==> flow/design.v <==
`timescale 1 ns / 100 ps
module sign_ext_16_32(d, q);
	input [15:0] d;
	output [31:0] q;
	assign q = { {16{d[15]}}, d};
endmodule
`timescale 1ns/1ps
module alu(alucont, rd1, rd2, res, zero);
	input [3:0] alucont;
	input [31:0] rd1;
	input [31:0] rd2;
	output reg [31:0] res;
	output wire zero;
	localparam AND 	= 4'b0000;
	localparam OR 	= 4'b0001;
	localparam ADD 	= 4'b0010;
	localparam SUB 	= 4'b0110;
	localparam SLT 	= 4'b0111;
	localparam NOR 	= 4'b1100;
	always @(*) begin
		case(alucont)
			AND		: begin
				res = rd1 & rd2;
			end
			OR 		: begin
				res = rd1 | rd2;
			end
			ADD 	: begin
				res = rd1 + rd2;
			end
			SUB 	: begin
				res = rd1 - rd2;
			end
			SLT 	: begin
				res = (rd1 < rd2) ? 1 : 0;
			end
			NOR 	: begin
				res = ~(rd1 | rd2);
			end
			default	: begin
				res = 32'b0;
			end
		endcase
	end
	assign zero = ~(|res);
endmodule
`timescale 1ns/1ns
module register_file(clk, ra1, ra2, wa, wd, rd1, rd2, regwrite);
	input clk;
	input [4:0] ra1;
	input [4:0] ra2;
	input [4:0] wa;
	input [31:0] wd;
	output reg [31:0] rd1;
	output reg [31:0] rd2;
	input regwrite;
	reg [31:0] memory [1:31];
	always @(*) begin
		rd1 = (ra1 == 5'd0) ? 32'b0 : memory[ra1];
		rd2 = (ra2 == 5'd0) ? 32'b0 : memory[ra2];
	end
	always @(posedge clk) begin
		if(regwrite && (wa != 5'd0))
			memory[wa] <= wd;	
	end
endmodule
`timescale 1ns/1ns
module single_cycle_mips_32(clk, rst, imem_addr, imem_rdata, dmem_addr,
	dmem_wdata, dmem_we, dmem_rdata);
	input clk;
	input rst;
	output [31:0] imem_addr;
	input [31:0] imem_rdata;
	output [31:0] dmem_addr;
	output [31:0] dmem_wdata;
	output dmem_we;
	input [31:0] dmem_rdata;
	localparam R_TYPE 		= 6'b000000;
	localparam LOAD_WORD 	= 6'b100011;
	localparam STORE_WORD 	= 6'b101011;
	localparam BRANCH_EQ	= 6'b000100;
	localparam JUMP 		= 6'b000010;
	reg RegDst;
	reg Branch;
	reg MemRead;
	reg MemToReg;
	reg [1:0] AluOP;
	reg MemWrite;
	reg ALUSrc;
	reg RegWrite;
	reg Jump;
	wire [31:0] instruction;
	always @(*) begin
		case(instruction[31:26])
			R_TYPE 	: begin
				RegDst <= 1'b1;
				ALUSrc <= 1'b0;
				MemToReg <= 1'b0;
				RegWrite <= 1'b1;
				MemRead <= 1'b0;
				MemWrite <= 1'b0;
				Branch <= 1'b0;
				AluOP <= 2'b10;
				Jump <= 1'b0;
			end
			LOAD_WORD 	: begin
				RegDst <= 1'b0;
				ALUSrc <= 1'b1;
				MemToReg <= 1'b1;
				RegWrite <= 1'b1;
				MemRead <= 1'b1;
				MemWrite <= 1'b0;
				Branch <= 1'b0;
				AluOP <= 2'b00;
				Jump <= 1'b0;
			end
			STORE_WORD 	: begin
				RegDst <= 1'b0;
				ALUSrc <= 1'b1;
				MemToReg <= 1'b0;
				RegWrite <= 1'b0;
				MemRead <= 1'b0;
				MemWrite <= 1'b1; 
				Branch <= 1'b0;
				AluOP <= 2'b00;
				Jump <= 1'b0;
			end
			BRANCH_EQ 	: begin
				RegDst <= 1'b0;
				ALUSrc <= 1'b0;
				MemToReg <= 1'b0;
				RegWrite <= 1'b0;
				MemRead <= 1'b0;
				MemWrite <= 1'b0;
				Branch = 1'b1;
				AluOP <= 2'b01;
				Jump <= 1'b0;
			end
			JUMP 	: begin
				RegDst <= 1'b0;
				ALUSrc <= 1'b0;
				MemToReg <= 1'b0;
				RegWrite <= 1'b0;
				MemRead <= 1'b0;
				MemWrite <= 1'b0;
				Branch = 1'b0;
				AluOP <= 2'b00;
				Jump <= 1'b1;
			end
			default begin
				RegDst <= 1'b0;
				ALUSrc <= 1'b0;
				MemToReg <= 1'b0;
				RegWrite <= 1'b0;
				MemRead <= 1'b0;
				MemWrite <= 1'b0;
				Branch = 1'b0;
				AluOP <= 2'b00;
				Jump <= 1'b0;
			end
		endcase
	end
	wire [31:0] next_instruction;
	reg [31:0] program_counter;
	always @(posedge clk or posedge rst) begin
		if (rst) begin
			program_counter <= 32'b0;
		end
		else begin
			program_counter <= next_instruction;	
		end
	end
	wire [31:0] program_counter_plus_4;
	assign program_counter_plus_4 = program_counter + 4;
	assign imem_addr = program_counter;
	assign instruction = imem_rdata;
	wire [4:0] write_address;
	assign write_address = RegDst ? instruction[15:11] : instruction[20:16];
	wire [31:0] write_data;
	wire [31:0] read_data_1;
	wire [31:0] read_data_2;
	register_file reg_file(
		.clk(clk),
		.ra1(instruction[25:21]),
		.ra2(instruction[20:16]),
		.wa(write_address),
		.wd(write_data),
		.rd1(read_data_1),
		.rd2(read_data_2),
		.regwrite(RegWrite)
		);
	wire [31:0] sign_extended_immediate_16;
	sign_ext_16_32 sign_ext(
		.d(instruction[15:0]),
		.q(sign_extended_immediate_16)
		);
	reg [3:0] alu_control;
	localparam AND 	= 4'b0000;
	localparam OR 	= 4'b0001;
	localparam ADD 	= 4'b0010;
	localparam SUB 	= 4'b0110;
	localparam SLT 	= 4'b0111;
	localparam NOR 	= 4'b1100;
	wire [5:0] funct_control;
	assign funct_control = instruction[5:0];
	always @(*) begin
		if (~AluOP[1] && ~AluOP[0]) begin
			alu_control <= ADD;
		end
		else if (AluOP[0]) begin
			alu_control <= SUB;
		end
		else if(AluOP[1]) begin
			if(funct_control[3:0] == 4'b0000)
				alu_control <= ADD;
			else if(funct_control[3:0] == 4'b0010)
				alu_control <= SUB;
			else if(funct_control[3:0] == 4'b0100)
				alu_control <= AND;
			else if(funct_control[3:0] == 4'b0101)
				alu_control <= OR;
			else if(funct_control[3:0] == 4'b1010)
				alu_control <= SLT;
			else if(funct_control[3:0] == 4'b0111)
				alu_control <= NOR;
			else
				alu_control <= 4'b0000;
		end
		else
			alu_control <= 4'b0000;
	end
	wire [31:0] alu_input_1;
	wire [31:0] alu_input_2;
	wire [31:0] alu_result;
	wire alu_zero;
	assign alu_input_1 = read_data_1;
	assign alu_input_2 = ALUSrc ? sign_extended_immediate_16 : read_data_2;
	alu alu(
		.alucont(alu_control),
		.rd1(alu_input_1),
		.rd2(alu_input_2),
		.res(alu_result),
		.zero(alu_zero)
		);
	wire [31:0] address_calc;
	wire [31:0] immediate_shift_left_2;
	wire PCSrc;
	wire [31:0] pre_jump_inst;
	wire [31:0] jump_address;
	assign jump_address = {program_counter_plus_4[31:28], instruction[25:0], 2'b0};
	assign PCSrc = Branch & alu_zero;
	assign immediate_shift_left_2 = {sign_extended_immediate_16[29:0], 2'b0};
	assign address_calc = program_counter_plus_4 + immediate_shift_left_2;
	assign pre_jump_inst = PCSrc ? address_calc : program_counter_plus_4;
	assign next_instruction = Jump ? jump_address : pre_jump_inst;
	wire [31:0] data_mem_data;
	assign dmem_addr = alu_result;
	assign dmem_wdata = read_data_2;
	assign dmem_we = MemWrite;
	assign data_mem_data = dmem_rdata;
	assign write_data = MemToReg ? data_mem_data : alu_result;
endmodule
### Step by step through the tools: single_cycle_mips_32

Tool output for the design above, in the order of the flow.
Line numbers count from 1 in the design file above.
Operators carry their Yosys type and port widths (W data, S select, Z words).
Cell names lack the library's common part.
The mark -- stands for no value.

| set-up | value |
|---|---|
| design top | single_cycle_mips_32 |
| clock | clk |
| cell library | sky130hd |
| corner | tt_025C_1v80 |

### Word level

Counts by Yosys on the flattened word-level netlist (proc, flatten, opt, wreduce; memories kept). Register bits leave out memories and registers merged into their read ports (data or address); mux counts leave out enables and synchronous resets folded into registers. Print and check cells are left out. Cells with the same type and inputs are merged into one.
Yosys's memory passes give these memory sizes; they may raise the number of words (mostly to a power of two), join words into wider ones and drop unused or constant bits.

| storage and ports | value |
|---|---|
| memory bits (writable) | 992 |
| bits of input ports | 66 |
| memory cells | 1 |
| flip-flop bits (word level) | 32 |

| operators by class | value |
|---|---|
| multiplexer cells | 29 |
| bitwise operators | 7 |
| equality and inequality tests | 14 |
| add/subtract/negate cells | 4 |
| $lt $le $gt $ge | 1 |
| reduce/logical cells | 11 |

Memories:

| name | depth | bits a word | read ports | write ports | line | text |
|---|---|---|---|---|---|---|
| reg_file.memory | 31 | 32 | 2 | 1 | 57 | `reg [31:0] memory [1:31];` |

Operator list:

| kind | count |
|---|---|
| $mux W32 | 7 |
| $pmux W32 S6 | 1 |
| $add A32 B32 Y32 | 2 |
| $mux W4 | 9 |
| $add A32 B3 Y32 const B | 1 |
| $sub A32 B32 Y32 | 1 |
| $lt A32 B32 Y1 | 1 |
| $and A32 B32 Y32 | 1 |
| $or A32 B32 Y32 | 1 |
| $not A32 Y32 | 1 |
| $reduce_or A32 Y1 | 1 |
| $eq A4 B3 Y1 const B | 5 |
| $eq A6 B6 Y1 const B | 2 |
| $logic_not A5 Y1 | 2 |
| $mux W5 | 2 |
| $mux W1 | 9 |
| $eq A4 B2 Y1 const B | 2 |
| $eq A4 B4 Y1 const B | 2 |
| $logic_not A4 Y1 | 2 |
| $eq A6 B2 Y1 const B | 1 |
| $eq A6 B3 Y1 const B | 1 |
| $logic_not A6 Y1 | 1 |
| $reduce_bool A5 Y1 | 1 |
| $reduce_or A2 Y1 | 2 |
| $eq A4 B1 Y1 const B | 1 |
| $pmux W2 S2 | 1 |
| $not A1 Y1 | 3 |
| $logic_and A1 B1 Y1 | 2 |
| $and A1 B1 Y1 | 1 |

### Longest topological paths

Longest topological path by Yosys (ltp), each cell counted once; first at word level (registers and memories cut), then after technology mapping (sequential cells cut; the memories' decode and read muxes count).

| logic depth | value |
|---|---|
| word-level depth | 17 |
| ABC_AREA | 0 |
| mapped depth | 31 |

### Netlist

Yosys stat after the flow's synthesis: flattened, memories mapped to cells. It holds for the ABC_AREA given above (unset counts as 0); a run with the other value may have another netlist.
Totals and module areas in this step are rounded.

| mapped netlist | value |
|---|---|
| flip-flop cells | 1022 |
| synthesis area | 55290 um2 |
| buffers | 263 |
| sequential area | 30540 um2 |
| mapped cells | 3677 |

Cell types:

| cell type | count | total area (um2) |
|---|---|---|
| edfxtp_1 | 992 | 2.98E+04 |
| mux4_2 | 468 | 1.05E+04 |
| mux2i_1 | 197 | 1.97E+03 |
| ha_1 | 126 | 1.58E+03 |
| a21oi_1 | 242 | 1.21E+03 |
| mux2_2 | 85 | 957.168 |
| nor2_1 | 241 | 904.618 |
| dfrtp_1 | 30 | 750.72 |
| clkbuf_1 | 194 | 728.198 |
| xnor2_1 | 69 | 604.33 |
| o21ai_0 | 113 | 565.542 |
| nand2_1 | 147 | 551.779 |
| inv_1 | 122 | 457.939 |
| o221ai_1 | 34 | 297.786 |
| a221oi_1 | 33 | 289.027 |
| a221o_1 | 25 | 250.24 |
| a211oi_1 | 32 | 240.23 |
| nor3_1 | 43 | 215.206 |

Other cell types: 68; their cells: 484.
The figures by module come from a second, unflattened synthesis with its own total; it is not the netlist above.

| second synthesis, totals | value |
|---|---|
| cell total of the unflattened synthesis | 4042 |
| area total of the unflattened synthesis | 57020 um2 |

Rows give one instance, submodules left out.

By module:

| module | instances | cells | area (um2) |
|---|---|---|---|
| register_file | 1 | 2601 | 46500 |
| alu | 1 | 883 | 5957 |
| single_cycle_mips_32 | 1 | 526 | 4329 |
| sign_ext_16_32 | 1 | 32 | 240.2 |

### Timing after synthesis

Source: OpenSTA report_checks on the synthesized netlist (no wires, ideal clock, input and output delay 20% of the period each), path of least setup slack; recovery checks are left aside. Register names are those of the netlist, which keeps one name where synthesis merged equal registers.

| timing path post-synthesis | value |
|---|---|
| path type | input to output |
| start point | input port imem_rdata[21] |
| end point | output port dmem_addr[24] |
| setup slack | 1.409 ns |
| external input delay | 2.400 ns |
| driving pins on the path | 23 |
| path delay | 5.791 ns |
| path buffers | 5 |
| data required time | 9.600 ns |
| launch time at the first pin | 2.400 ns |
| arrival time | 8.191 ns |
| clock period | 12.0 ns |
| output delay | 2.400 ns |
| synthesis period reached | 10.591 ns |

"path delay" = arrival - input delay + setup time.
At an output port there is no setup time.
"driving pins on the path" counts driving pins, that of a launching flip-flop among them; a cell with two outputs on the path counts twice.
"synthesis period reached" = period - worst setup slack (recovery checks aside). The figure is calculated, with input and output delays left at 20% of the set period.
The rows between start and end are the longest chain of elaborated cells between them; the timing report does not say that the signal goes this way. Where chains are equally long, one stands for them.
A line is the first line of the expression or statement that the cell stems from. Yosys adds cells for indexed reads and writes and turns some case tables into memories.
A memory read counts as a cell of the chain, while the word-level depth stops at memories.

| between the ends, post-synthesis | value |
|---|---|
| cell sequence | clkbuf_1 -> clkbuf_1 -> clkbuf_1 -> clkbuf_1 -> buf_1 -> mux2i_1 -> o221ai_1 -> a221oi_1 -> nor2_1 -> nand2_1 -> inv_1 -> ha_1 -> fa_1 -> a211oi_2 -> o211ai_1 -> a32oi_1 -> nand2_1 -> a311o_1 -> nand4_1 -> a21oi_1 -> o311ai_0 -> mux2i_1 -> o2bb2ai_1 |
| cells in the longest elaborated chain | 5 |

Ends and longest elaborated chain, post-synthesis:

| what | line | text |
|---|---|---|
| start, declared | 73 | `input [31:0] imem_rdata;` |
| $mem_v2 Z31 W32 | 57 | `reg [31:0] memory [1:31];` |
| $mux W32 | 59 | `rd1 = (ra1 == 5'd0) ? 32'b0 : memory[ra1];` |
| $or A32 B32 Y32 | 38 | `res = ~(rd1 \| rd2);` |
| $not A32 Y32 | 38 |  |
| $pmux W32 S6 | 21 | `case(alucont)` |
| end, declared | 74 | `output [31:0] dmem_addr;` |

### Timing after layout

Path of least setup slack in the final report of flow run 1 (OpenROAD, finished layout, wires in). Where an end is a register, its clock arrival counts in the times.

| timing path post-layout | value |
|---|---|
| path type | input to output |
| start point | input port imem_rdata[21] |
| end point | output port dmem_addr[28] |
| output delay | 2.40 ns |
| data required time | 9.60 ns |
| clock period | 12.0 ns |
| driving pins on the path | 20 |
| launch time at the first pin | 2.40 ns |
| external input delay | 2.40 ns |
| setup slack | 0.66 ns |
| arrival time | 8.94 ns |
| path buffers | 4 |

The rows between start and end are the longest chain of elaborated cells between them; the timing report does not say that the signal goes this way. Where chains are equally long, one stands for them.
A memory read counts as a cell of the chain, while the word-level depth stops at memories.

| between the ends, post-layout | value |
|---|---|
| cell sequence | buf_8 -> buf_4 -> mux4_2 -> mux2_2 -> a221oi_1 -> buf_4 -> nor2_1 -> nand2_1 -> inv_1 -> ha_1 -> o211ai_1 -> a2111oi_0 -> a32oi_1 -> nand2_1 -> a21bo_2 -> nor3_1 -> a21oi_1 -> a22oi_1 -> a2bb2oi_1 -> clkdlybuf4s50_1 |
| cells in the longest elaborated chain | 5 |

Ends and longest elaborated chain, post-layout:

| what | line | text |
|---|---|---|
| start, declared | 73 | `input [31:0] imem_rdata;` |
| $mem_v2 Z31 W32 | 57 | `reg [31:0] memory [1:31];` |
| $mux W32 | 59 | `rd1 = (ra1 == 5'd0) ? 32'b0 : memory[ra1];` |
| $or A32 B32 Y32 | 38 | `res = ~(rd1 \| rd2);` |
| $not A32 Y32 | 38 |  |
| $pmux W32 S6 | 21 | `case(alucont)` |
| end, declared | 74 | `output [31:0] dmem_addr;` |

==> results <==
Measured data: module single_cycle_mips_32, platform sky130hd, 3 stored runs of the flow under differing settings, order arbitrary. Input and output delays are each 20% of the period that was set; the output load is 0.01 pF.
"clock period reached" means the clock period less the worst setup slack. The figure is calculated, with input and output delays left at 20% of the set period.
"worst path time" = time allowed to the worst setup path (clock period - input delay - output delay, where it has them) - its slack; a late launch clock adds to it, a late capture clock takes from it.
"power consumption" rests on the timing tool's default activity at the inputs, not on a simulated workload.
Results are given in rounded form.
Among the settings, n/a means not set for that run.
A result given as n/a is not shown for that run.

| setting or result | flow run 1 | flow run 2 | flow run 3 |
|---|---|---|---|
| CAP_MARGIN | 30 | 20 | 20 |
| CELL_PAD_IN_SITES_GLOBAL_PLACEMENT | 1 | 0 | n/a |
| CORE_UTILIZATION | 40 | 67 | 40 |
| CTS_CLUSTER_SIZE | 67 | n/a | n/a |
| GPL_ROUTABILITY_DRIVEN | 0 | n/a | n/a |
| HOLD_SLACK_MARGIN | -0.09 | n/a | n/a |
| SLEW_MARGIN | 0 | 15 | 20 |
| period_ns | 12.0 | 6.75 | 8.85 |
| CORE_MARGIN | 2 | 2 | 2 |
| CTS_CLUSTER_DIAMETER | n/a | 352 | n/a |
| GPL_TIMING_DRIVEN | n/a | 1 | n/a |
| MAX_ROUTING_LAYER | n/a | met4 | n/a |
| PLACE_DENSITY_LB_ADDON | n/a | 0.12 | n/a |
| total negative slack (ns) | 0.000 | n/a | 0.000 |
| worst path time (ns) | 6.54 | n/a | 5.20 |
| critical path type | input to output | n/a | input to output |
| Yosys chip area after synthesis (um2) | 55290 | n/a | 55290 |
| power consumption (W) | 0.01035 | n/a | 0.01455 |
| clock period reached (ns) | 11.337 | n/a | 8.741 |
| die area (um2) | 141200 | n/a | 141200 |
| utilization in the final report (%) | 46.1 | n/a | 49.1 |
| worst hold slack in the final report (ns) | 0.597 | n/a | 0.614 |
| worst setup slack after layout (ns) | 0.663 | n/a | 0.109 |

Flow run 2: no results, routing failed with GRT-0232
